==> flow/design.v <==
module unsigned_mult #(
parameter DWIDTH = 8  
)(
input  [  DWIDTH -1:0] op1    ,  
input  [  DWIDTH -1:0] op2    ,  
output [2*DWIDTH -1:0] result    
); 
assign result = op1 * op2;   
endmodule  
module signed_mult #(
parameter DWIDTH = 8  
)(
input  [  DWIDTH -1:0] op1    ,  
input  [  DWIDTH -1:0] op2    ,  
output [2*DWIDTH -1:0] result    
); 
wire   [  DWIDTH -1:0] abs_op1    ;   
wire   [  DWIDTH -1:0] abs_op2    ;   
wire   [2*DWIDTH -1:0] abs_result ;   
assign abs_op1 = op1[DWIDTH-1] ? (~op1 + 'd1) : op1;  
assign abs_op2 = op2[DWIDTH-1] ? (~op2 + 'd1) : op2;  
unsigned_mult #(
.DWIDTH (DWIDTH)  
)i_unsigned_mult_1(
 .op1    (abs_op1    ),  
 .op2    (abs_op2    ),  
 .result (abs_result )   
);  
assign result = (op1[DWIDTH-1] ^ op2[DWIDTH-1]) ? (~abs_result + 'd1) : abs_result; 
endmodule  
module comp_mult_1 #(
parameter DWIDTH = 8  
)(
input                              clk      ,  
input                              rst_n    ,  
input                              sw_rst   ,  
input                              op_val   ,  
output reg                         op_rdy   ,  
input      [      2*2*DWIDTH -1:0] op_data  ,  
output reg                         res_val  ,  
input                              res_rdy  ,  
output     [2*2*(DWIDTH + 1) -1:0] res_data    
); 
wire op_ld    ;  
reg  op_ld_d1 ;  
reg  op_ld_d2 ;  
reg  op_ld_d3 ;  
reg  op_ld_d4 ;  
reg  [  DWIDTH -1:0] x1 ;  
reg  [  DWIDTH -1:0] x2 ;  
reg  [  DWIDTH -1:0] y1 ;  
reg  [  DWIDTH -1:0] y2 ;  
reg  [  DWIDTH -1:0] mult_op1 ;  
reg  [  DWIDTH -1:0] mult_op2 ;  
wire [2*DWIDTH -1:0] prod     ;  
reg  [2*DWIDTH -1:0] prod_1_reg ;  
reg  [2*DWIDTH -1:0] prod_3_reg ;  
reg  [2*DWIDTH -1:0] xr         ;  
reg  [2*DWIDTH -1:0] yr         ;  
always @(posedge clk or negedge rst_n)
if(~rst_n)            op_rdy <= 1'b1 ; else
if(sw_rst)            op_rdy <= 1'b1 ; else
if(op_val & op_rdy)   op_rdy <= 1'b0 ; else 
if(res_val & res_rdy) op_rdy <= 1'b1 ; 
assign op_ld = op_val & op_rdy;
always @(posedge clk or negedge rst_n)
if(~rst_n) begin 
    op_ld_d1 <= 1'b0;
    op_ld_d2 <= 1'b0;
    op_ld_d3 <= 1'b0;
    op_ld_d4 <= 1'b0;
end else 
if(sw_rst) begin 
    op_ld_d1 <= 1'b0;
    op_ld_d2 <= 1'b0;
    op_ld_d3 <= 1'b0;
    op_ld_d4 <= 1'b0;
end else begin                        
    op_ld_d1 <= op_ld;     
    op_ld_d2 <= op_ld_d1;  
    op_ld_d3 <= op_ld_d2;  
    op_ld_d4 <= op_ld_d3;  
end 
always @(posedge clk or negedge rst_n)
if(~rst_n)    res_val <= 1'b0 ; else  
if(sw_rst)    res_val <= 1'b0 ; else  
if(op_ld_d4)  res_val <= 1'b1 ; else  
if(res_rdy)   res_val <= 1'b0 ;       
always @(posedge clk or negedge rst_n)
if(~rst_n) begin 
    x1 <= 'd0;
    y1 <= 'd0;
    x2 <= 'd0;
    y2 <= 'd0;
end else 
if(sw_rst) begin 
    x1 <= 'd0;
    y1 <= 'd0;
    x2 <= 'd0;
    y2 <= 'd0;
end else 
if(op_ld) begin                        
    x1 <= op_data[4*DWIDTH -1 -: DWIDTH]; 
    y1 <= op_data[3*DWIDTH -1 -: DWIDTH]; 
    x2 <= op_data[2*DWIDTH -1 -: DWIDTH]; 
    y2 <= op_data[1*DWIDTH -1 -: DWIDTH]; 
end 
always @(*)
casex({op_ld_d1, op_ld_d2, op_ld_d3, op_ld_d4})
4'b1xxx: mult_op1 = x1  ;
4'b01xx: mult_op1 = y1  ;
4'b001x: mult_op1 = x1  ;
4'b0001: mult_op1 = x2  ;
default: mult_op1 = 'd0 ;
endcase 
always @(*)
casex({op_ld_d1, op_ld_d2, op_ld_d3, op_ld_d4})
4'b1xxx: mult_op2 = x2  ;
4'b01xx: mult_op2 = y2  ;
4'b001x: mult_op2 = y2  ;
4'b0001: mult_op2 = y1  ;
default: mult_op2 = 'd0 ;
endcase
signed_mult #(
.DWIDTH (DWIDTH)  
) i_signed_mult (
 .op1    (mult_op1),  
 .op2    (mult_op2),  
 .result (prod    )   
);  
always @(posedge clk or negedge rst_n)
if(~rst_n)   prod_1_reg <= 'b0 ; else 
if(sw_rst)   prod_1_reg <= 'b0 ; else 
if(op_ld_d1) prod_1_reg <= prod;           
always @(posedge clk or negedge rst_n)
if(~rst_n)   xr <= 'b0              ; else 
if(sw_rst)   xr <= 'b0              ; else 
if(op_ld_d2) xr <= prod_1_reg - prod;      
always @(posedge clk or negedge rst_n)
if(~rst_n)   prod_3_reg <= 'b0 ; else 
if(sw_rst)   prod_3_reg <= 'b0 ; else 
if(op_ld_d3) prod_3_reg <= prod;           
always @(posedge clk or negedge rst_n)
if(~rst_n)   yr <= 'b0              ; else 
if(sw_rst)   yr <= 'b0              ; else 
if(op_ld_d4) yr <= prod_3_reg + prod;       
assign res_data = {{{'d2{xr[2*DWIDTH-1]}},xr},
                   {{'d2{yr[2*DWIDTH-1]}},yr}};  
endmodule  
module comp_mult_2 #(
parameter DWIDTH = 8  
)(
input                              clk      ,  
input                              rst_n    ,  
input                              sw_rst   ,  
input                              op_val   ,  
output reg                         op_rdy   ,  
input      [      2*2*DWIDTH -1:0] op_data  ,  
output reg                         res_val  ,  
input                              res_rdy  ,  
output     [2*2*(DWIDTH + 1) -1:0] res_data    
); 
wire op_ld    ;  
reg  op_ld_d1 ;  
reg  op_ld_d2 ;  
reg  [  DWIDTH -1:0] x1 ;  
reg  [  DWIDTH -1:0] x2 ;  
reg  [  DWIDTH -1:0] y1 ;  
reg  [  DWIDTH -1:0] y2 ;  
wire [  DWIDTH -1:0] mult0_op2 ;  
wire [  DWIDTH -1:0] mult1_op2 ;  
wire [2*DWIDTH -1:0] prod1 ;  
wire [2*DWIDTH -1:0] prod2 ;  
reg  [ 2*DWIDTH-1:0] xr ;  
reg  [ 2*DWIDTH-1:0] yr ;  
always @(posedge clk or negedge rst_n)
if(~rst_n)            op_rdy <= 1'b1 ; else
if(sw_rst)            op_rdy <= 1'b1 ; else
if(op_val & op_rdy)   op_rdy <= 1'b0 ; else 
if(res_val & res_rdy) op_rdy <= 1'b1 ; 
assign op_ld = op_val & op_rdy;
always @(posedge clk or negedge rst_n)
if(~rst_n) begin 
    op_ld_d1 <= 1'b0;
    op_ld_d2 <= 1'b0;
end else 
if(sw_rst) begin 
    op_ld_d1 <= 1'b0;
    op_ld_d2 <= 1'b0;
end else begin                        
    op_ld_d1 <= op_ld; 
    op_ld_d2 <= op_ld_d1; 
end 
always @(posedge clk or negedge rst_n)
if(~rst_n)    res_val <= 1'b0 ; else  
if(sw_rst)    res_val <= 1'b0 ; else  
if(op_ld_d2)  res_val <= 1'b1 ; else  
if(res_rdy)   res_val <= 1'b0 ;       
always @(posedge clk or negedge rst_n)
if(~rst_n) begin 
    x1 <= 'd0;
    y1 <= 'd0;
    x2 <= 'd0;
    y2 <= 'd0;
end else 
if(sw_rst) begin 
    x1 <= 'd0;
    y1 <= 'd0;
    x2 <= 'd0;
    y2 <= 'd0;
end else 
if(op_ld) begin                        
    x1 <= op_data[4*DWIDTH -1 -: DWIDTH]; 
    y1 <= op_data[3*DWIDTH -1 -: DWIDTH]; 
    x2 <= op_data[2*DWIDTH -1 -: DWIDTH]; 
    y2 <= op_data[1*DWIDTH -1 -: DWIDTH]; 
end 
assign mult0_op2 = op_ld_d1 ? x2 : y2 ;  
assign mult1_op2 = op_ld_d1 ? y2 : x2 ;  
signed_mult #(
.DWIDTH (DWIDTH)  
)i_signed_mult_0(
 .op1    (x1        ),  
 .op2    (mult0_op2 ),  
 .result (prod1     )   
);  
signed_mult #(
.DWIDTH (DWIDTH)  
)i_signed_mult_1(
 .op1    (y1        ),  
 .op2    (mult1_op2 ),  
 .result (prod2     )   
);  
always @(posedge clk or negedge rst_n)
if(~rst_n)   xr <= 'b0             ; else 
if(sw_rst)   xr <= 'b0             ; else 
if(op_ld_d1) xr <= prod1 - prod2 ;       
always @(posedge clk or negedge rst_n)
if(~rst_n)   yr <= 'b0           ; else 
if(sw_rst)   yr <= 'b0           ; else 
if(op_ld_d2) yr <= prod1 + prod2 ;       
assign res_data = {{{'d2{xr[2*DWIDTH-1]}},xr},
                   {{'d2{yr[2*DWIDTH-1]}},yr}};  
endmodule  
module comp_mult_4 #(
parameter DWIDTH = 8  
)(
input                              clk      ,  
input                              rst_n    ,  
input                              sw_rst   ,  
input                              op_val   ,  
output reg                         op_rdy   ,  
input      [      2*2*DWIDTH -1:0] op_data  ,  
output reg                         res_val  ,  
input                              res_rdy  ,  
output     [2*2*(DWIDTH + 1) -1:0] res_data    
); 
wire op_ld;  
wire [  DWIDTH -1:0] x1 ;  
wire [  DWIDTH -1:0] x2 ;  
wire [  DWIDTH -1:0] y1 ;  
wire [  DWIDTH -1:0] y2 ;  
wire [2*DWIDTH -1:0] prod1  ;  
wire [2*DWIDTH -1:0] prod2  ;  
wire [2*DWIDTH -1:0] prod3  ;  
wire [2*DWIDTH -1:0] prod4  ;  
reg  [2*DWIDTH-1 :0] xr ;  
reg  [2*DWIDTH-1 :0] yr ;  
always @(posedge clk or negedge rst_n)
if(~rst_n)            op_rdy <= 1'b1 ; else
if(sw_rst)            op_rdy <= 1'b1 ; else
if(op_val & op_rdy)   op_rdy <= 1'b0 ; else 
if(res_rdy)           op_rdy <= 1'b1 ; 
assign op_ld = op_val & op_rdy;
always @(posedge clk or negedge rst_n)
if(~rst_n)              res_val <= 1'b0 ; else  
if(sw_rst)              res_val <= 1'b0 ; else  
if(op_ld)               res_val <= 1'b1 ; else  
if(res_rdy)             res_val <= 1'b0 ;       
assign x1 = op_data[4*DWIDTH -1 -: DWIDTH]; 
assign y1 = op_data[3*DWIDTH -1 -: DWIDTH]; 
assign x2 = op_data[2*DWIDTH -1 -: DWIDTH]; 
assign y2 = op_data[1*DWIDTH -1 -: DWIDTH]; 
signed_mult #(
.DWIDTH (DWIDTH)  
)i_signed_mult_0(
 .op1    (x1     ),  
 .op2    (x2     ),  
 .result (prod1  )   
);  
signed_mult #(
.DWIDTH (DWIDTH)  
)i_signed_mult_1(
 .op1    (x1     ),  
 .op2    (y2     ),  
 .result (prod2  )   
);  
signed_mult #(
.DWIDTH (DWIDTH)  
)i_signed_mult_2(
 .op1    (x2     ),  
 .op2    (y1     ),  
 .result (prod3  )   
);  
signed_mult #(
.DWIDTH (DWIDTH)  
)i_signed_mult_3(
 .op1    (y1     ),  
 .op2    (y2     ),  
 .result (prod4  )   
);  
always @(posedge clk or negedge rst_n)
if(~rst_n)   xr <= 'b0           ; else 
if(sw_rst)   xr <= 'b0           ; else 
if(op_ld)    xr <= prod1 - prod4 ;       
always @(posedge clk or negedge rst_n)
if(~rst_n)   yr <= 'b0           ; else 
if(sw_rst)   yr <= 'b0           ; else 
if(op_ld)    yr <= prod2 + prod3 ;       
assign res_data = {{{'d2{xr[2*DWIDTH-1]}},xr},
                   {{'d2{yr[2*DWIDTH-1]}},yr}};  
endmodule  
module comp_mult_wrapper #(
parameter DWIDTH  = 8 ,  
parameter NO_MULT = 4    
)(
input                          clk      ,  
input                          rst_n    ,  
input                          sw_rst   ,  
input                          op_val   ,  
output                         op_rdy   ,  
input  [      2*2*DWIDTH -1:0] op_data  ,  
output                         res_val  ,  
input                          res_rdy  ,  
output [2*2*(DWIDTH + 1) -1:0] res_data    
); 
generate 
    if(NO_MULT == 4) begin : GEN_4_MULTS
        comp_mult_4 #(
        .DWIDTH (DWIDTH)  
        )i_comp_mult_4 (
        .clk      (clk      ),  
        .rst_n    (rst_n    ),  
        .sw_rst   (sw_rst   ),  
        .op_val   (op_val   ),  
        .op_rdy   (op_rdy   ),  
        .op_data  (op_data  ),  
        .res_val  (res_val  ),  
        .res_rdy  (res_rdy  ),  
        .res_data (res_data )   
        ); 
    end
    else if(NO_MULT == 2) begin : GEN_2_MULTS
        comp_mult_2 #(
        .DWIDTH (DWIDTH)  
        )i_comp_mult_2 (
        .clk      (clk      ),  
        .rst_n    (rst_n    ),  
        .sw_rst   (sw_rst   ),  
        .op_val   (op_val   ),  
        .op_rdy   (op_rdy   ),  
        .op_data  (op_data  ),  
        .res_val  (res_val  ),  
        .res_rdy  (res_rdy  ),  
        .res_data (res_data )   
        ); 
    end else if(NO_MULT == 1) begin : GEN_1_MULT
        comp_mult_1 #(
        .DWIDTH (DWIDTH)  
        )i_comp_mult_1 (
        .clk      (clk      ),  
        .rst_n    (rst_n    ),  
        .sw_rst   (sw_rst   ),  
        .op_val   (op_val   ),  
        .op_rdy   (op_rdy   ),  
        .op_data  (op_data  ),  
        .res_val  (res_val  ),  
        .res_rdy  (res_rdy  ),  
        .res_data (res_data )   
        ); 
    end
    else begin : ERROR
        initial begin 
            $display("%M ERROR: Invalid number of multipliers, NO_MULT should be 1, 2 or 4 \n");
            $stop;
        end 
    end 
endgenerate 
endmodule  
module comp_mult_top #(
parameter NO_MULT   = 4     ,  
parameter APB_BADDR = 0     ,  
parameter SYS_AW    = 16    ,  
parameter REG_DW    = 16       
)(
input                    clk         ,  
input                    rst_n       ,  
input      [ SYS_AW-1:0] apb_paddr   ,  
input                    apb_psel    ,  
input                    apb_penable ,  
input                    apb_pwrite  ,  
input      [REG_DW -1:0] apb_pwdata  ,  
output                   apb_pready  ,  
output reg [REG_DW -1:0] apb_prdata  ,  
output reg               apb_pslverr ,  
output reg               mem_ce      ,  
output reg               mem_we      ,  
output reg [SYS_AW -1:0] mem_addr    ,  
output reg [     8 -1:0] mem_wr_data ,  
input      [     8 -1:0] mem_rd_data    
);
localparam DWIDTH = 8 ;
localparam IDLE   = 2'b00;  
localparam RD_OPS = 2'b01;  
localparam WORK   = 2'b10;  
localparam WR_RES = 2'b11;  
reg  [       REG_DW -1:0] op1_addr      ;  
reg  [       REG_DW -1:0] op2_addr      ;  
reg  [       REG_DW -1:0] res_addr      ;  
reg  [       REG_DW -1:0] no_op         ;  
reg  [       REG_DW -1:0] cfg_start     ;  
reg  [       REG_DW -1:0] sts_stop      ;  
wire                      wr_op1_addr   ;  
wire                      wr_op2_addr   ;  
wire                      wr_res_addr   ;  
wire                      wr_no_op      ;  
wire                      wr_cfg_start  ;  
wire                      wr_sts_stop   ;  
wire                      rd_sts_stop   ;  
wire                      rd_sts_state  ;  
wire                      sel_regs      ;  
reg                       op_val        ;  
wire                      op_rdy        ;  
wire [   2*2*DWIDTH -1:0] op_data       ;  
wire                      res_val       ;  
reg                       res_rdy       ;  
wire [2*2*(DWIDTH+1)-1:0] res_data      ;  
wire                      set_res_rdy   ;  
reg  [     3*DWIDTH -1:0] data_reg      ;  
reg  [            2 -1:0] sts_cstate    ;  
wire                      start         ;  
wire                      sw_rst        ;  
wire                      byte_rd_done  ;  
wire                      byte_wr_done  ;  
wire                      finish        ;  
wire                      next_op       ;  
reg                       mem_ce_d      ;  
reg                       mem_we_d      ;  
wire                      set_mem_ce    ;  
wire                      set_mem_we    ;  
reg  [            3 -1:0] byte_cnt      ;  
reg  [       REG_DW -1:0] op_cnt        ;  
comp_mult_wrapper #(
.DWIDTH  (DWIDTH  ),  
.NO_MULT (NO_MULT )   
) i_comp_mult_wrapper (
.clk      (clk     ),  
.rst_n    (rst_n   ),  
.sw_rst   (sw_rst  ),  
.op_val   (op_val  ),  
.op_rdy   (op_rdy  ),  
.op_data  (op_data ),  
.res_val  (res_val ),  
.res_rdy  (res_rdy ),  
.res_data (res_data)   
); 
assign apb_pready = 1'b1;  
assign wr_op1_addr  = apb_psel & apb_penable &  apb_pwrite & (apb_paddr == APB_BADDR + 0); 
assign wr_op2_addr  = apb_psel & apb_penable &  apb_pwrite & (apb_paddr == APB_BADDR + 1); 
assign wr_res_addr  = apb_psel & apb_penable &  apb_pwrite & (apb_paddr == APB_BADDR + 2); 
assign wr_no_op     = apb_psel & apb_penable &  apb_pwrite & (apb_paddr == APB_BADDR + 3); 
assign wr_cfg_start = apb_psel & apb_penable &  apb_pwrite & (apb_paddr == APB_BADDR + 4); 
assign wr_sts_stop  = apb_psel & apb_penable &  apb_pwrite & (apb_paddr == APB_BADDR + 5);  
assign rd_sts_stop  = apb_psel & apb_penable & ~apb_pwrite & (apb_paddr == APB_BADDR + 5);  
assign rd_sts_state = apb_psel & apb_penable & ~apb_pwrite & (apb_paddr == APB_BADDR + 6);  
assign sel_regs = wr_op1_addr  |
                  wr_op2_addr  |
                  wr_res_addr  |
                  wr_no_op     |
                  wr_cfg_start |
                  wr_sts_stop  |
                  rd_sts_stop  |
                  rd_sts_state ;
always @(posedge clk or negedge rst_n)
if(~rst_n)        apb_pslverr <= 'd0         ; else   
if(apb_pslverr)   apb_pslverr <= 'd0         ; else   
if(apb_penable)   apb_pslverr <= ~sel_regs   ;        
always @(posedge clk or negedge rst_n)
if(~rst_n)          op1_addr  <= 'd0            ; else  
if(wr_op1_addr)     op1_addr  <= apb_pwdata     ; else  
if(byte_rd_done)    op1_addr  <= op1_addr + 'd2 ;
always @(posedge clk or negedge rst_n)
if(~rst_n)          op2_addr  <= 'd0            ; else  
if(wr_op2_addr)     op2_addr  <= apb_pwdata     ; else  
if(byte_rd_done)    op2_addr  <= op2_addr + 'd2 ;
always @(posedge clk or negedge rst_n)
if(~rst_n)          res_addr  <= 'd0            ; else  
if(wr_res_addr)     res_addr  <= apb_pwdata     ; else  
if(byte_wr_done)    res_addr  <= res_addr + 'd6 ;
always @(posedge clk or negedge rst_n)
if(~rst_n)          no_op     <= 'd0            ; else  
if(wr_no_op)        no_op     <= apb_pwdata     ;       
always @(posedge clk or negedge rst_n)              
if(~rst_n)          cfg_start <= 'd0            ; else  
if(~sw_rst & start) cfg_start <= 'd0            ; else  
if(wr_cfg_start)    cfg_start <= apb_pwdata     ;       
always @(posedge clk or negedge rst_n)        
if(~rst_n)          sts_stop  <= 'd0            ; else  
if(wr_sts_stop)     sts_stop  <= apb_pwdata     ; else  
if(finish)          sts_stop  <= {{REG_DW-1{1'b0}}, 1'b1} ;  
always @(posedge clk or negedge rst_n)
if(~rst_n)          apb_prdata <= 'd0                            ; else  
if(rd_sts_stop)     apb_prdata <= sts_stop                       ; else  
if(rd_sts_state)    apb_prdata <= {{REG_DW-2{1'b0}}, sts_cstate} ;       
assign start  = cfg_start[0] & (no_op > 'd0);
assign sw_rst = cfg_start[1];
always @(posedge clk or negedge rst_n)
if(~rst_n) 
    sts_cstate <= IDLE;      
else if(sw_rst) 
    sts_cstate <= IDLE; 
else begin 
    case(sts_cstate)
        IDLE    : if(start)                 
                    sts_cstate <= RD_OPS;   
                  else
                    sts_cstate <= IDLE;
        RD_OPS  : if(byte_rd_done)  
                    sts_cstate <= WORK;     
                  else 
                    sts_cstate <= RD_OPS;
        WORK    : if(res_val)
                    sts_cstate <= WR_RES;   
                  else 
                    sts_cstate <= WORK;
        default : if(finish) 
                    sts_cstate <= IDLE;     
                  else if(next_op)
                    sts_cstate <= RD_OPS;   
                  else 
                    sts_cstate <= WR_RES;
    endcase 
end   
assign byte_rd_done = (sts_cstate == RD_OPS) & (byte_cnt == 3'd3);   
assign byte_wr_done = (sts_cstate == WR_RES) & (byte_cnt == 3'd5);   
assign next_op      = byte_wr_done & (op_cnt != (no_op - 'd1));      
assign finish       = byte_wr_done & (op_cnt == (no_op - 'd1));      
always @(posedge clk or negedge rst_n)
if(~rst_n)          byte_cnt <= 3'd0            ; else  
if(byte_rd_done)    byte_cnt <= 3'd0            ; else  
if(byte_wr_done)    byte_cnt <= 3'd0            ; else  
if(mem_ce)          byte_cnt <= byte_cnt + 3'd1 ;       
always @(posedge clk or negedge rst_n)
if(~rst_n)          op_cnt <= 'd0          ; else  
if(finish)          op_cnt <= 'd0          ; else  
if(next_op)         op_cnt <= op_cnt + 'd1 ;       
always @(posedge clk or negedge rst_n)
if(~rst_n)          op_val <= 1'b0; else   
if(byte_rd_done)    op_val <= 1'b1; else   
if(op_val & op_rdy) op_val <= 1'b0;        
always @(posedge clk or negedge rst_n)
if(~rst_n)          data_reg <= 'd0; else   
if(mem_ce_d & ~mem_we_d) begin              
    case(byte_cnt)
        3'b001 :    data_reg[3*DWIDTH-1 : 2*DWIDTH] <= mem_rd_data;  
        3'b010 :    data_reg[2*DWIDTH-1 : 1*DWIDTH] <= mem_rd_data;  
        3'b011 :    data_reg[1*DWIDTH-1 : 0       ] <= mem_rd_data;  
        default:    data_reg                        <= data_reg; 
    endcase 
end 
assign op_data = {data_reg, mem_rd_data};  
assign set_res_rdy = (sts_cstate == WR_RES) & (byte_cnt == 3'd4);  
always @(posedge clk or negedge rst_n)
if(~rst_n)       res_rdy <= 1'b0; else   
if(set_res_rdy)  res_rdy <= 1'b1; else   
if(byte_wr_done) res_rdy <= 1'b0;        
always @(*) 
    if(sts_cstate == RD_OPS)
        if(byte_cnt < 3'd2) mem_addr = op1_addr + byte_cnt       ; else  
                            mem_addr = op2_addr + byte_cnt - 'd2 ;       
    else  
                            mem_addr = res_addr + byte_cnt;              
always @(*)
    case(byte_cnt)
        3'b000  : mem_wr_data <= res_data[25:18];           
        3'b001  : mem_wr_data <= res_data[33:26];           
        3'b010  : mem_wr_data <= {6'd0, res_data[35:34]};   
        3'b011  : mem_wr_data <= res_data[ 7:0 ];           
        3'b100  : mem_wr_data <= res_data[15:8 ];           
        default : mem_wr_data <= {6'd0, res_data[17:16]};   
    endcase 
assign set_mem_ce = ((sts_cstate == IDLE)   & start   ) |   
                    ((sts_cstate == WR_RES) & next_op ) |   
                    ((sts_cstate == WORK)   & res_val ) ;   
always @(posedge clk or negedge rst_n)
if(~rst_n)        mem_ce <= 1'b0; else  
if(set_mem_ce)    mem_ce <= 1'b1; else  
if(byte_rd_done | byte_wr_done) 
                  mem_ce <= 1'b0;       
assign set_mem_we = (sts_cstate == WORK) & res_val;  
always @(posedge clk or negedge rst_n)
if(~rst_n)        mem_we <= 1'b0; else     
if(set_mem_we)    mem_we <= 1'b1; else     
if(byte_wr_done)  mem_we <= 1'b0;          
always @(posedge clk or negedge rst_n)
if(~rst_n) mem_ce_d <= 1'b0   ; else       
if(sw_rst) mem_ce_d <= 1'b0   ; else       
           mem_ce_d <= mem_ce ;        
always @(posedge clk or negedge rst_n)    
if(~rst_n) mem_we_d <= 1'b0   ; else       
if(sw_rst) mem_we_d <= 1'b0   ; else       
           mem_we_d <= mem_we ;
endmodule  
# Tool chain data of comp_mult_top
# The steps from the RTL of comp_mult_top to its reports follow in flow order.
# Line numbers count from 1 in the design file above.
# Not given: --
[setup]
top = "comp_mult_top"
clock_port = "clk"
cell_library = "sky130hd"
pvt_corner = "tt_025C_1v80"

# Word level
# Yosys after proc, flatten, opt, wreduce and memory -nomap, before mapping. Memory bits, and registers merged into a memory's read port (data or address), are not among the register bits. Print and check cells are not counted. Equal cells are merged and count once.
[bits]
ff_bits = 184
inputBits = 45
[op_classes]
reduce_logical = 20
eq_ne = 16
muxes = 56
mul = 4
logic = 49
cmp = 2
n_addsub = 20
[ops]
columns = ["cell", "count"]
rows = [
  ["multiplier 8 x 8 -> 16 bit", 4],
  ["2-to-1 mux 16 bit", 22],
  ["adder 16 x 1 -> 16 bit with constant B", 5],
  ["inverter 16 bit", 4],
  ["adder 16 x 3 -> 16 bit", 3],
  ["equality test 16 x 3 -> 1 bit with constant B", 3],
  ["parallel mux 8 bit (select 5 bit)", 1],
  ["adder 16 x 2 -> 16 bit with constant B", 2],
  ["equality test 16 x 2 -> 1 bit with constant B", 2],
  ["equality test 16 x 32 -> 1 bit", 1],
  ["!= test 16 x 32 -> 1 bit", 1],
  ["adder 8 x 1 -> 8 bit with constant B", 4],
  ["inverter 8 bit", 4],
  ["2-to-1 mux 8 bit", 4],
  ["nonzero test 2 bit", 12],
  ["bitwise AND 1 bit", 23],
  ["2-to-1 mux 1 bit", 19],
  ["subtractor 16 x 1 -> 17 bit with constant B", 1],
  ["greater-than comparator 16 x 1 -> 1 bit with constant B", 1],
  ["equality test 16 x 1 -> 1 bit with constant B", 1],
  ["adder 16 bit", 1],
  ["subtractor 16 bit", 1],
  ["subtractor 16 x 2 -> 16 bit with constant B", 1],
  ["adder 16 x 3 -> 16 bit with constant B", 1],
  ["logical NOT 16 bit", 1],
  ["2-to-1 mux 2 bit", 6],
  ["OR 1 bit", 10],
  ["2-to-1 mux 3 bit", 3],
]
# Not listed: further kinds 14, cells in them 26.

# Depth
# Longest topological path by Yosys (ltp), each cell counted once; first at word level (registers and memories cut), then after technology mapping (sequential cells cut; the memories' decode and read muxes count).
[depth]
ltp_word = 13
abc_area = 1
depth_mapped = 46
depth_no_buf = 45

# After synthesis
# Yosys stat after the flow's synthesis: flattened, memories mapped to cells. It holds for the ABC_AREA given above (unset counts as 0); a run with the other value may have another netlist.
[mapped]
flip_flops = 184
synth_area_um2 = 23176.0
cells = 3367
seqArea_um2 = 4605.7
buffers = 62
[by_type]
columns = ["cell", "count", "type_area_um2"]
rows = [
  ["sky130_fd_sc_hd__dfrtp_1", 183, 4.58E+03],
  ["sky130_fd_sc_hd__nand2_1", 809, 3.04E+03],
  ["sky130_fd_sc_hd__fa_1", 149, 2.98E+03],
  ["sky130_fd_sc_hd__ha_1", 227, 2.84E+03],
  ["sky130_fd_sc_hd__inv_1", 696, 2.61E+03],
  ["sky130_fd_sc_hd__nor2_1", 346, 1.3E+03],
  ["sky130_fd_sc_hd__xor2_1", 105, 919.632],
  ["sky130_fd_sc_hd__o21ai_0", 169, 845.811],
  ["sky130_fd_sc_hd__nand3_1", 164, 820.787],
  ["sky130_fd_sc_hd__a21oi_1", 123, 615.59],
  ["sky130_fd_sc_hd__xnor2_1", 39, 341.578],
  ["sky130_fd_sc_hd__o221ai_1", 29, 253.994],
  ["sky130_fd_sc_hd__nor3_1", 48, 240.23],
  ["sky130_fd_sc_hd__o22ai_1", 34, 212.704],
  ["sky130_fd_sc_hd__nand4_1", 33, 206.448],
  ["sky130_fd_sc_hd__clkbuf_1", 49, 183.926],
  ["sky130_fd_sc_hd__nand3b_1", 21, 157.651],
  ["sky130_fd_sc_hd__or2_2", 16, 100.096],
]
# Other cell types: 41; their cells: 127.

# Worst setup path after synthesis
# OpenSTA on the mapped netlist: ideal clock, no wires. The path of least setup slack (recovery checks aside). Input and output delay are each 20% of the period. Register names are those of the netlist, which keeps one name where synthesis merged equal registers.
[synth_timing]
path_kind = "input to register"
startpoint = "input mem_rd_data[0]"
endpoint = "register i_comp_mult_wrapper.GEN_4_MULTS.i_comp_mult_4.yr[15]"
path_stages = 39
in_delay_ns = 2.000
slack_ns = 1.887
period_ns = 10.0
arrival_ns = 7.995
delay_ns = 6.113
n_path_buf = 2
synth_period_reached_ns = 8.113
# "delay_ns" is the arrival time less input delay plus setup time.
# "path_stages": output pins that drive a net of the path, with the launching flip-flop's if there is one; two outputs of one cell count as two.
# "synth_period_reached_ns" = period - worst setup slack (recovery checks aside). The figure is calculated, with input and output delays left at 20% of the set period.
# The rows between start and end are the longest chain of elaborated cells between them; the timing report does not say that the signal goes this way. Where chains are equally long, one stands for them.
# Each line given opens the expression or statement behind the cell; cells for indexed reads and writes are added by Yosys, which also makes memories of some case tables.
# A register here has more assigning lines than the two given.
[synth_between]
path_cell_list = "sky130_fd_sc_hd__inv_1 > sky130_fd_sc_hd__clkbuf_1 > sky130_fd_sc_hd__ha_1 > sky130_fd_sc_hd__inv_1 > sky130_fd_sc_hd__nor2_1 > sky130_fd_sc_hd__nand3_1 > sky130_fd_sc_hd__nand2_1 > sky130_fd_sc_hd__nand2_1 > sky130_fd_sc_hd__nand2_1 > sky130_fd_sc_hd__clkbuf_1 > sky130_fd_sc_hd__nand2_1 > sky130_fd_sc_hd__fa_1 > sky130_fd_sc_hd__fa_1 > sky130_fd_sc_hd__inv_1 > sky130_fd_sc_hd__fa_1 > sky130_fd_sc_hd__inv_1 > sky130_fd_sc_hd__fa_1 > sky130_fd_sc_hd__inv_1 > [... 3 more ...] > sky130_fd_sc_hd__nand3_1 > sky130_fd_sc_hd__nand2_1 > sky130_fd_sc_hd__nand2_1 > sky130_fd_sc_hd__nand2_1 > sky130_fd_sc_hd__o31ai_1 > sky130_fd_sc_hd__nand2_1 > sky130_fd_sc_hd__a21oi_1 > sky130_fd_sc_hd__xor2_1 > sky130_fd_sc_hd__ha_1 > sky130_fd_sc_hd__nand2_1 > sky130_fd_sc_hd__nor2_1 > sky130_fd_sc_hd__inv_1 > sky130_fd_sc_hd__o221ai_1 > sky130_fd_sc_hd__a21oi_1 > sky130_fd_sc_hd__inv_1 > sky130_fd_sc_hd__nand3_1 > sky130_fd_sc_hd__nand3_1 > sky130_fd_sc_hd__nand2_1"
elab_chain_cells = 10
cells_between = 10
lines_between = 5
classes_between = "3 x add/sub; 1 x mul; 4 x mux; 2 x logic"
[synth_lines]
columns = ["item", "line_no", "source"]
rows = [
  ["start, declared", 410, "input      [     8 -1:0] mem_rd_data"],
  ["inverter 8 bit", 21, "assign abs_op2 = op2[DWIDTH-1] ? (~op2 + 'd1) : op2;"],
  ["adder 8 x 1 -> 8 bit", 21, ""],
  ["2-to-1 mux 8 bit", 21, ""],
  ["multiplier 8 x 8 -> 16 bit", 8, "assign result = op1 * op2;"],
  ["inverter 16 bit", 29, "assign result = (op1[DWIDTH-1] ^ op2[DWIDTH-1]) ? (~abs_result + 'd1) : abs_result;"],
  ["adder 16 x 1 -> 16 bit", 29, ""],
  ["2-to-1 mux 16 bit", 29, ""],
  ["adder 16 bit", 319, "if(op_ld)    yr <= prod2 + prod3 ;"],
  ["2-to-1 mux 16 bit", 319, ""],
  ["2-to-1 mux 16 bit", 318, "if(sw_rst)   yr <= 'b0           ; else"],
  ["end, assigned", 318, ""],
  ["end, assigned", 319, ""],
  ["end, declared", 268, "reg  [2*DWIDTH-1 :0] yr ;"],
]

# Timing after layout
# Path of least setup slack in the final report of run A (OpenROAD, finished layout, wires in). Where an end is a register, its clock arrival counts in the times.
[layout_timing]
path_kind = "input to register"
startpoint = "input mem_rd_data[2]"
endpoint = "register i_comp_mult_wrapper.GEN_4_MULTS.i_comp_mult_4.yr[15]"
n_path_buf = 2
path_stages = 34
arrival_ns = 9.85
in_delay_ns = 2.06
period_ns = 10.3
slack_ns = 0.82
# The rows between start and end are the longest chain of elaborated cells between them; the timing report does not say that the signal goes this way. Where chains are equally long, one stands for them.
# A register here has more assigning lines than the two given.
[layout_between]
path_cell_list = "sky130_fd_sc_hd__clkdlybuf4s50_1 > sky130_fd_sc_hd__nor3_1 > sky130_fd_sc_hd__nand2_1 > sky130_fd_sc_hd__nor4_2 > sky130_fd_sc_hd__inv_1 > sky130_fd_sc_hd__clkbuf_1 > sky130_fd_sc_hd__nor2_1 > sky130_fd_sc_hd__fa_1 > sky130_fd_sc_hd__fa_1 > sky130_fd_sc_hd__fa_1 > sky130_fd_sc_hd__inv_1 > sky130_fd_sc_hd__fa_1 > sky130_fd_sc_hd__inv_1 > sky130_fd_sc_hd__ha_1 > sky130_fd_sc_hd__nand2_1 > sky130_fd_sc_hd__nor2_1 > sky130_fd_sc_hd__nand3_1 > sky130_fd_sc_hd__nand2_1 > sky130_fd_sc_hd__nor2_1 > sky130_fd_sc_hd__nor2_1 > sky130_fd_sc_hd__o21ai_0 > sky130_fd_sc_hd__nand2_1 > sky130_fd_sc_hd__a21oi_1 > sky130_fd_sc_hd__xor2_1 > sky130_fd_sc_hd__ha_1 > sky130_fd_sc_hd__nand2_1 > sky130_fd_sc_hd__nor2_1 > sky130_fd_sc_hd__inv_1 > sky130_fd_sc_hd__o221ai_1 > sky130_fd_sc_hd__a21oi_1 > sky130_fd_sc_hd__inv_1 > sky130_fd_sc_hd__nand3_1 > sky130_fd_sc_hd__nand3_1 > sky130_fd_sc_hd__nand2_1"
elab_chain_cells = 10
cells_between = 10
lines_between = 5
classes_between = "3 x add/sub; 1 x mul; 4 x mux; 2 x logic"
[layout_lines]
columns = ["item", "line_no", "source"]
rows = [
  ["start, declared", 410, "input      [     8 -1:0] mem_rd_data"],
  ["inverter 8 bit", 21, "assign abs_op2 = op2[DWIDTH-1] ? (~op2 + 'd1) : op2;"],
  ["adder 8 x 1 -> 8 bit", 21, ""],
  ["2-to-1 mux 8 bit", 21, ""],
  ["multiplier 8 x 8 -> 16 bit", 8, "assign result = op1 * op2;"],
  ["inverter 16 bit", 29, "assign result = (op1[DWIDTH-1] ^ op2[DWIDTH-1]) ? (~abs_result + 'd1) : abs_result;"],
  ["adder 16 x 1 -> 16 bit", 29, ""],
  ["2-to-1 mux 16 bit", 29, ""],
  ["adder 16 bit", 319, "if(op_ld)    yr <= prod2 + prod3 ;"],
  ["2-to-1 mux 16 bit", 319, ""],
  ["2-to-1 mux 16 bit", 318, "if(sw_rst)   yr <= 'b0           ; else"],
  ["end, assigned", 318, ""],
  ["end, assigned", 319, ""],
  ["end, declared", 268, "reg  [2*DWIDTH-1 :0] yr ;"],
]

# Module comp_mult_top, platform sky130hd: 6 stored runs of the flow (Yosys, OpenROAD) with differing settings, in no particular order. Input and output delays are each 20% of the period that was set; the output load is 0.01 pF.
# By "clock_period_reached_ns" is meant the clock period of the run minus its worst setup slack. This is arithmetic on one report: input and output delays are still those of the set period (20% each).
# "timing.worst_path_ns" = time allowed to the worst setup path (clock period - input delay - output delay, where it has them) - its slack; a late launch clock adds to it, a late capture clock takes from it.
# "power.total_uw" is the tool's figure for a default switching activity; nothing was simulated.

[[run]]
name = "run A"
[run.settings]
ABC_AREA = 1
CELL_PAD_IN_SITES_DETAIL_PLACEMENT = 1
CELL_PAD_IN_SITES_GLOBAL_PLACEMENT = 2
CORE_ASPECT_RATIO = 1.06
CORE_MARGIN = 9
CTS_CLUSTER_SIZE = 88
GPL_TIMING_DRIVEN = 0
MAX_ROUTING_LAYER = "met5"
MIN_ROUTING_LAYER = "met2"
PLACE_DENSITY_LB_ADDON = 0.16
period_ns = 10.3
CAP_MARGIN = 20
CORE_UTILIZATION = 40
SLEW_MARGIN = 20
[run.results]
final_setup_tns_ns = 0.000
power.total_uw = 1664
die_footprint_um2 = 66933.4
final_setup_ws_ns = 0.818
timing.worst_path_ns = 7.42
critical_path_type = "input to register"
final_cell_area_um2 = 25732.2
ys_area_um2 = 23176.0
clock_period_reached_ns = 9.482

[[run]]
name = "run B"
[run.settings]
CELL_PAD_IN_SITES_DETAIL_PLACEMENT = 2
CORE_ASPECT_RATIO = 0.65
CORE_MARGIN = 9
MAX_ROUTING_LAYER = "met4"
MIN_ROUTING_LAYER = "met2"
period_ns = 10.0
CAP_MARGIN = 20
CORE_UTILIZATION = 40
SLEW_MARGIN = 20
[run.results]
final_setup_tns_ns = 0.000
power.total_uw = 2797
die_footprint_um2 = 62301.1
final_setup_ws_ns = 0.378
timing.worst_path_ns = 7.62
critical_path_type = "input to register"
final_cell_area_um2 = 23772.8
ys_area_um2 = 21384.3
clock_period_reached_ns = 9.622

[[run]]
name = "run C"
[run.settings]
SETUP_SLACK_MARGIN = 1.74
period_ns = 9.39
CAP_MARGIN = 20
CORE_MARGIN = 2
CORE_UTILIZATION = 40
SLEW_MARGIN = 20
[run.results]
final_setup_tns_ns = 0.000
power.total_uw = 2806
die_footprint_um2 = 55326.1
final_setup_ws_ns = 1.539
timing.worst_path_ns = 5.97
critical_path_type = "input to register"
final_cell_area_um2 = 24872.6
ys_area_um2 = 21384.3
clock_period_reached_ns = 7.851

[[run]]
name = "run D"
[run.settings]
ABC_AREA = 0
CAP_MARGIN = 5
CELL_PAD_IN_SITES_DETAIL_PLACEMENT = 1
CORE_MARGIN = 7
CORE_UTILIZATION = 41
CTS_CLUSTER_DIAMETER = 279
CTS_CLUSTER_SIZE = 95
GPL_ROUTABILITY_DRIVEN = 1
GPL_TIMING_DRIVEN = 0
HOLD_SLACK_MARGIN = 0.19
MAX_ROUTING_LAYER = "met4"
PLACE_DENSITY_LB_ADDON = 0.17
SETUP_SLACK_MARGIN = 0.67
SLEW_MARGIN = 40
period_ns = 9.98
[run.results]
final_setup_tns_ns = 0.000
power.total_uw = 2658
die_footprint_um2 = 58748.1
final_setup_ws_ns = 1.004
timing.worst_path_ns = 6.98
critical_path_type = "input to register"
final_cell_area_um2 = 24153.2
ys_area_um2 = 21384.3
clock_period_reached_ns = 8.976

[[run]]
name = "run E"
[run.settings]
period_ns = 11.4
CAP_MARGIN = 20
CORE_MARGIN = 2
CORE_UTILIZATION = 40
SLEW_MARGIN = 20
[run.results]
final_setup_tns_ns = 0.000
power.total_uw = 2228
die_footprint_um2 = 55326.1
final_setup_ws_ns = 1.215
timing.worst_path_ns = 7.90
critical_path_type = "input to register"
final_cell_area_um2 = 23631.4
ys_area_um2 = 21384.3
clock_period_reached_ns = 10.185

[[run]]
name = "run F"
[run.settings]
ABC_AREA = 1
CELL_PAD_IN_SITES_DETAIL_PLACEMENT = 2
CELL_PAD_IN_SITES_GLOBAL_PLACEMENT = 2
CORE_ASPECT_RATIO = 1.06
CORE_MARGIN = 9
CTS_CLUSTER_SIZE = 88
GPL_TIMING_DRIVEN = 0
MAX_ROUTING_LAYER = "met5"
MIN_ROUTING_LAYER = "met1"
period_ns = 6.94
CAP_MARGIN = 20
CORE_UTILIZATION = 40
SLEW_MARGIN = 20
[run.results]
outcome = "no results, routing failed with DPL-0033"
